==> flow/design.v <==
module complex_adder_subtractor #(
    parameter WIDTH=32
) (
    input [WIDTH-1:0] a,
    input [WIDTH-1:0] b,
    input addNotSub,
    output reg [WIDTH-1:0] result
);
    always @(*) begin
        if (addNotSub) begin
            result[WIDTH-1:WIDTH/2] = a[WIDTH-1:WIDTH/2] + b[WIDTH-1:WIDTH/2];
            result[WIDTH/2-1:0] = a[WIDTH/2-1:0] + b[WIDTH/2-1:0];
        end else begin
            result[WIDTH-1:WIDTH/2] = a[WIDTH-1:WIDTH/2] - b[WIDTH-1:WIDTH/2];
            result[WIDTH/2-1:0] = a[WIDTH/2-1:0] - b[WIDTH/2-1:0];
        end
    end
endmodule
module complex_multiplier #(
    parameter WIDTH=32
) (
    input [WIDTH-1:0] a,
    input [WIDTH-1:0] b,
    output [2*WIDTH-1:0] result
);
    wire signed [WIDTH-1:0] a_real = { {(WIDTH/2+1){a[WIDTH/2-1]}}, a[WIDTH/2-1:0] };
    wire signed [WIDTH-1:0] b_real = { {(WIDTH/2+1){b[WIDTH/2-1]}}, b[WIDTH/2-1:0] };
    wire signed [WIDTH-1:0] a_img = { {(WIDTH/2+1){a[WIDTH-1]}}, a[WIDTH-1:WIDTH/2] };
    wire signed [WIDTH-1:0] b_img = { {(WIDTH/2+1){b[WIDTH-1]}}, b[WIDTH-1:WIDTH/2] };
    wire signed [WIDTH-1:0] result_real = a_real * b_real - a_img * b_img;
    wire signed [WIDTH-1:0] result_img = a_real * b_img + a_img * b_real;
    assign result[WIDTH-1:0] = result_real;
    assign result[2*WIDTH-1:WIDTH] = result_img;
endmodule
module complex_mean_square (
    input wire i_clk,
    input wire i_arst,
    input wire i_en,
    input wire [2:0] i_log2_samples,
    input wire        i_valid,
    input wire [31:0] i_y,
    input wire [31:0] i_y_hat,
    output reg        o_valid,
    output reg [63:0] o_data
);
    wire [31:0] y_diff_w;
    wire [63:0] sq_diff_complex_w;
    wire        sq_diff_valid_w;
    wire [63:0] sum_res_w;
    wire [8:0]  num_samples_w = 1 << i_log2_samples;
    reg [8:0]  sample_rx_cnt_r;
    reg [8:0]  sample_proc_cnt_r;
    reg [1:0]  state_r, next_state_r;
    localparam S_IDLE      = 2'b00;
    localparam S_INIT      = 2'b01;
    localparam S_COMPUTING = 2'b10;
    localparam S_FINALIZE  = 2'b11;
    complex_adder_subtractor #(.WIDTH(32)) y_difference_module (
        .a(i_y),
        .b(i_y_hat),
        .addNotSub(1'b0),
        .result(y_diff_w)
    );
    complex_multiplier cpow_calculator (
        .a(y_diff_w),
        .b(y_diff_w),
        .result(sq_diff_complex_w)
    );
    assign sq_diff_valid_w = i_valid;
    complex_adder_subtractor #(.WIDTH(64)) square_sum (
        .a(o_data),  
        .b(sq_diff_complex_w),
        .addNotSub(1'b1),
        .result(sum_res_w)
    );
    always @(posedge i_clk or posedge i_arst) begin
        if (i_arst)
            state_r <= S_IDLE;
        else
            state_r <= next_state_r;
    end
    always @(*) begin
        next_state_r = state_r;
        case (state_r)
            S_IDLE:      if (i_en) next_state_r = S_INIT;
            S_INIT:      next_state_r = S_COMPUTING;
            S_COMPUTING: if (sample_rx_cnt_r == num_samples_w && sample_proc_cnt_r == num_samples_w)
                             next_state_r = S_FINALIZE;
            S_FINALIZE:  next_state_r = S_IDLE;
            default:     next_state_r = S_IDLE;
        endcase
    end
    always @(posedge i_clk or posedge i_arst) begin
        if (i_arst) begin
            o_valid           <= 1'b0;
            o_data            <= 64'b0;
            sample_rx_cnt_r   <= 9'b0;
            sample_proc_cnt_r <= 9'b0;
        end else begin
            o_valid <= 1'b0;  
            case (state_r)
                S_INIT: begin
                    o_data            <= 64'b0;
                    sample_rx_cnt_r   <= 9'b0;
                    sample_proc_cnt_r <= 9'b0;
                end
                S_COMPUTING: begin
                    sample_rx_cnt_r <= sample_rx_cnt_r;
                    sample_proc_cnt_r <= sample_proc_cnt_r;
                    if (i_valid && sample_rx_cnt_r < num_samples_w) begin
                        sample_rx_cnt_r <= sample_rx_cnt_r + 1;
                    end
                    if (sq_diff_valid_w && !(sample_proc_cnt_r == num_samples_w)) begin
                        sample_proc_cnt_r <= sample_proc_cnt_r + 1;
                        o_data <= sum_res_w;
                    end
                end
                S_FINALIZE: begin
					o_valid        <= 1'b1;  
					o_data[31:0]   <= $signed(o_data[31:0]) >>> i_log2_samples;
					o_data[63:32]  <= $signed(o_data[63:32]) >>> i_log2_samples;
                end
            endcase
        end
    end
endmodule
======== Tool chain data of complex_mean_square ========
Tool output for the design above, in the order of the flow.
Line numbers count from 1 in the design file above.
Operators: Yosys type, input widths -> output width; for muxes data width and select width s.
Cell names lack the library's common part.
Not given: --
set-up
  top module .............................. complex_mean_square
  clock ................................... i_clk
  library ................................. sky130hd
  timing corner ........................... tt_025C_1v80

======== Word-level counts ========
Yosys after proc, flatten, opt, wreduce and memory -nomap, before mapping. Memory bits, and registers merged into a memory's read port (data or address), are not among the register bits. Print and check cells are not counted. Equal cells are merged and count once.
cells by class
  add/subtract/negate cells ............... 8
  multiply operators ...................... 3
  $lt $le $gt $ge ......................... 1
  equality and inequality tests ........... 9
  shift operators ......................... 3
  multiplexer cells ....................... 12
  reduce/logical cells .................... 11
operators with widths
  kind                 count
  $mul 16x16->32       3
  $pmux 32 s3          2
  $add 32x32->32       3
  $sshr 32x3->32       2
  $mux 32              2
  $pmux 9 s2           2
  $sub 16x16->16       2
  $sub 32x32->32       1
  $add 9x1->9 const B  2
  $eq 9x9->1           2
  $mux 9               2
  $shl 2x3->9 const A  1
  $lt 9x9->1           1
  $ne 2x2->1 const B   4
  $reduce_and 2->1     4
  $pmux 2 s4           1
  $eq 2x2->1 const B   2
  $mux 2               2
  $logic_and 1x1->1    3
  $reduce_bool 3->1    1
  $eq 2x1->1 const B   1
  $logic_not 2->1      1
  $reduce_bool 2->1    1
  $logic_not 1->1      1
  $mux 1               1
bit counts
  flip-flop bits (word level) ............. 85
  bits of input ports ..................... 71
  output and inout port bits .............. 65
  elaborated cells ........................ 52

======== Depth ========
Yosys ltp: most cells in a row. Word level: on the elaborated netlist, between registers, memories and ports. Mapped: between sequential cells and ports; inverters and the memories' decode and read muxes count.
logic depth
  word-level depth ........................ 6
  ABC_AREA ................................ 0
  gate-level depth with buffers ........... 47

======== Netlist ========
The flow's flattened synthesis, as Yosys stat reports it; memories are mapped. The netlist is that of the ABC_AREA named above (0 if unset); the other value can give another one.
synthesis totals
  cells in the netlist .................... 4072
  cell area after synthesis ............... 36870.4 µm²
  sequential part of the area ............. 2178.3 µm²
  flip-flops .............................. 87
  buffers ................................. 145
cells by type
  type      count  area in all (µm²)
  fa_1      824    1.65E+04
  ha_1      317    3.97E+03
  inv_1     965    3.62E+03
  dfrtp_1   86     2.15E+03
  nor2_1    418    1.57E+03
  nand2_1   384    1.44E+03
  xnor2_1   101    884.598
  o21ai_0   124    620.595
  a21oi_1   109    545.523
  mux2_2    47     529.258
  mux4_2    20     450.432
  clkbuf_1  114    427.91
  a21o_1    52     390.374
  mux2i_1   39     390.374
  xor2_1    41     359.094
  a221oi_1  36     315.302
  o21a_1    24     180.173
  nand3_1   33     165.158
Not listed: further types 60, cells in them 338.
The figures by module come from a second, unflattened synthesis with its own total; it is not the netlist above.
second synthesis, totals
  cell total of the unflattened synthesis .. 5899
  area total of the unflattened synthesis .. 53665.2 µm²
Each row is one instance without its submodules.
by module
  module                               times used  cells  area (µm²)
  complex_multiplier                   1           4305   39930.8
  complex_mean_square                  1           666    7078.0
  complex_adder_subtractor (WIDTH=64)  1           658    4675.7
  complex_adder_subtractor (WIDTH=32)  1           270    1980.6

======== Path before layout ========
OpenSTA on the mapped netlist: ideal clock, no wires. The path of least setup slack (recovery checks aside). Input and output delay are each 20% of the period. Register names are those of the netlist, which keeps one name where synthesis merged equal registers.
path post-synthesis
  kind .................................... input to register
  start ................................... input i_y_hat[1]
  end ..................................... register o_data[62]
  period .................................. 13500 ps
  library setup time ...................... 66 ps
  launch time at the first pin ............ 2700 ps
  data arrival time ....................... 12201 ps
  setup slack ............................. 1233 ps
  path delay .............................. 9567 ps
  stages on the path ...................... 38
  path buffers ............................ 2
  period reached after synthesis .......... 12267 ps
"path delay" = arrival - input delay + setup time.
"stages on the path" counts driving pins, that of a launching flip-flop among them; a cell with two outputs on the path counts twice.
"period reached after synthesis" = period - worst setup slack (recovery checks aside). The figure is calculated, with input and output delays left at 20% of the set period.
Between the ends stands the longest chain of elaborated cells between them, by number of cells; it is not shown to be the way that was timed. Of several equally long chains one is given.
A line is the first line of the expression or statement that the cell stems from. Yosys adds cells for indexed reads and writes and turns some case tables into memories.
A register here has more assigning lines than the two given.
between the ends, post-synthesis
  path through ............................ inv_1 ha_1 nor2b_1 o31a_1 or4_4 a2111oi_4 xor2_1 inv_1 clkbuf_1 buf_1 nand2_1 fa_1 fa_1 fa_1 fa_1 inv_1 fa_1 inv_1 (+2 left out) ha_1 a211oi_1 o211ai_1 a31oi_1 o21ai_0 a31oi_1 xnor2_1 ha_1 a21o_1 a21o_1 a21o_1 a21o_1 a21o_1 a221oi_1 o21bai_1 a2111oi_0 mux2_2 nand2_1
  cells in the longest elaborated chain ... 6
RTL lines, path post-synthesis
  what            RTL line  RTL
  from (decl)     42        input wire [31:0] i_y_hat,
  $sub 16x16->16  15        result[WIDTH/2-1:0] = a[WIDTH/2-1:0] - b[WIDTH/2-1:0];
  $mul 16x16->32  31        wire signed [WIDTH-1:0] result_img = a_real * b_img + a_img * b_real;
  $add 32x32->32  31
  $add 32x32->32  11        result[WIDTH-1:WIDTH/2] = a[WIDTH-1:WIDTH/2] + b[WIDTH-1:WIDTH/2];
  $mux 32         113       if (sq_diff_valid_w && !(sample_proc_cnt_r == num_samples_w)) begin
  $pmux 32 s3     101       case (state_r)
  to (assign)     115       o_data <= sum_res_w;
  to (assign)     121       o_data[63:32] <= $signed(o_data[63:32]) >>> i_log2_samples;
  to (decl)       44        output reg [63:0] o_data

======== Path in the finished layout ========
Path of least setup slack in the final report of run 1 (OpenROAD, finished layout, wires in). Where an end is a register, its clock arrival counts in the times.
The path's times are printed in steps of 10 ps; the period is the one set.
path after layout
  kind .................................... input to register
  start ................................... input i_y_hat[1]
  end ..................................... register o_data[63]
  period .................................. 8170 ps
  library setup time ...................... 120 ps
  launch time at the first pin ............ 1630 ps
  data arrival time ....................... 10940 ps
  setup slack ............................. -2500 ps
  stages on the path ...................... 41
  path buffers ............................ 3
Between the ends stands the longest chain of elaborated cells between them, by number of cells; it is not shown to be the way that was timed. Of several equally long chains one is given.
A register here has more assigning lines than the two given.
between the ends, after layout
  path through ............................ buf_8 inv_12 ha_4 nor2b_4 o31a_1 or4_4 a2111oi_4 buf_4 a211oi_4 or3_1 and3_4 buf_12 nor2_4 inv_2 fa_1 inv_4 fa_1 fa_2 (+5 left out) ha_4 a21o_1 a221o_1 nor3_4 o21ai_4 a31o_2 a21o_1 a21oi_2 xnor2_1 ha_1 nand4_1 nor2_1 nand2_1 or3_1 o311ai_2 xnor2_1 xnor2_1 o21ai_1
  cells in the longest elaborated chain ... 6
RTL lines, path after layout
  what            RTL line  RTL
  from (decl)     42        input wire [31:0] i_y_hat,
  $sub 16x16->16  15        result[WIDTH/2-1:0] = a[WIDTH/2-1:0] - b[WIDTH/2-1:0];
  $mul 16x16->32  31        wire signed [WIDTH-1:0] result_img = a_real * b_img + a_img * b_real;
  $add 32x32->32  31
  $add 32x32->32  11        result[WIDTH-1:WIDTH/2] = a[WIDTH-1:WIDTH/2] + b[WIDTH-1:WIDTH/2];
  $mux 32         113       if (sq_diff_valid_w && !(sample_proc_cnt_r == num_samples_w)) begin
  $pmux 32 s3     101       case (state_r)
  to (assign)     115       o_data <= sum_res_w;
  to (assign)     121       o_data[63:32] <= $signed(o_data[63:32]) >>> i_log2_samples;
  to (decl)       44        output reg [63:0] o_data

Ticket comment

Design complex_mean_square on sky130hd. What follows are 5 stored runs of the flow, each under its own settings; their order means nothing. The constraints put input and output delay at 20% of the set period each and load the outputs with 0.01 pF.
"period achieved" = clock period - worst setup slack. The figure is calculated, with input and output delays left at 20% of the set period.
"critical setup path time" is the time allowed to the run's worst setup path (the clock period less input and output delay, where it has them) less its slack. Clock arrival times count: a late capture clock shortens it, a late launch clock lengthens it.
"critical setup path time" is given in steps of 10 ps.

---- run 1 ----
settings
  CAP_MARGIN = 35
  CELL_PAD_IN_SITES_DETAIL_PLACEMENT = 0
  CELL_PAD_IN_SITES_GLOBAL_PLACEMENT = 2
  CORE_ASPECT_RATIO = 1.61
  CORE_MARGIN = 4
  CORE_UTILIZATION = 33
  GPL_ROUTABILITY_DRIVEN = 0
  PLACE_DENSITY = 0.45
  SETUP_SLACK_MARGIN = 0.28
  TNS_END_PERCENT = 90
  period_ns = 8.17
  SLEW_MARGIN = 20
results
  period achieved ......................... 10670 ps
  die size ................................ 117292.0 µm²
  mapped cell area after synthesis ........ 36870.4 µm²
  setup total negative slack .............. -80886 ps
  setup slack of the critical path ........ -2500 ps
  utilization ............................. 44.1%
  standard-cell area after layout ......... 48874.4 µm²
  critical setup path time ................ 9040 ps
  kind of the worst setup path ............ input to register
  worst hold slack ........................ 476 ps

---- run 2 ----
settings
  CELL_PAD_IN_SITES_DETAIL_PLACEMENT = 2
  CORE_MARGIN = 9
  CORE_UTILIZATION = 40
  TNS_END_PERCENT = 60
  period_ns = 13.5
  CAP_MARGIN = 20
  SLEW_MARGIN = 20
results
  period achieved ......................... 15890 ps
  die size ................................ 103430.0 µm²
  mapped cell area after synthesis ........ 36870.4 µm²
  setup total negative slack .............. -28814 ps
  setup slack of the critical path ........ -2390 ps
  utilization ............................. 45.3%
  standard-cell area after layout ......... 41080.6 µm²
  critical setup path time ................ 13190 ps
  kind of the worst setup path ............ input to register
  worst hold slack ........................ 488 ps

---- run 3 ----
settings
  ABC_AREA = 1
  CELL_PAD_IN_SITES_DETAIL_PLACEMENT = 2
  CORE_ASPECT_RATIO = 1.27
  CORE_MARGIN = 9
  CORE_UTILIZATION = 40
  GPL_ROUTABILITY_DRIVEN = 1
  MAX_ROUTING_LAYER = met4
  MIN_ROUTING_LAYER = met2
  PLACE_DENSITY_LB_ADDON = 0.13
  SETUP_SLACK_MARGIN = 1.52
  SLEW_MARGIN = 40
  TNS_END_PERCENT = 25
  period_ns = 13.5
  CAP_MARGIN = 20
results
  period achieved ......................... 12052 ps
  die size ................................ 106686.0 µm²
  mapped cell area after synthesis ........ 38070.3 µm²
  setup total negative slack .............. 0 ps
  setup slack of the critical path ........ 1448 ps
  utilization ............................. 44.6%
  standard-cell area after layout ......... 42129.2 µm²
  critical setup path time ................ 9350 ps
  kind of the worst setup path ............ input to register
  worst hold slack ........................ 495 ps

---- run 4 ----
settings
  CELL_PAD_IN_SITES_DETAIL_PLACEMENT = 2
  CORE_MARGIN = 9
  CORE_UTILIZATION = 31
  GPL_ROUTABILITY_DRIVEN = 0
  GPL_TIMING_DRIVEN = 1
  PLACE_DENSITY_LB_ADDON = 0.02
  SETUP_SLACK_MARGIN = 0.7
  SLEW_MARGIN = 40
  TNS_END_PERCENT = 20
  period_ns = 7.64
  CAP_MARGIN = 20
results
  period achieved ......................... 10713 ps
  die size ................................ 131675.0 µm²
  mapped cell area after synthesis ........ 36870.4 µm²
  setup total negative slack .............. -107870 ps
  setup slack of the critical path ........ -3073 ps
  utilization ............................. 40.5%
  standard-cell area after layout ......... 47853.4 µm²
  critical setup path time ................ 9190 ps
  kind of the worst setup path ............ input to register
  worst hold slack ........................ 487 ps

---- run 5 ----
settings
  CORE_UTILIZATION = 24
  period_ns = 13.1
  CAP_MARGIN = 20
  CORE_MARGIN = 2
  SLEW_MARGIN = 20
results
  period achieved ......................... 12585 ps
  die size ................................ 156776.0 µm²
  mapped cell area after synthesis ........ 36870.4 µm²
  setup total negative slack .............. 0 ps
  setup slack of the critical path ........ 515 ps
  utilization ............................. 27.4%
  standard-cell area after layout ......... 41648.7 µm²
  critical setup path time ................ 9970 ps
  kind of the worst setup path ............ input to register
  worst hold slack ........................ 473 ps
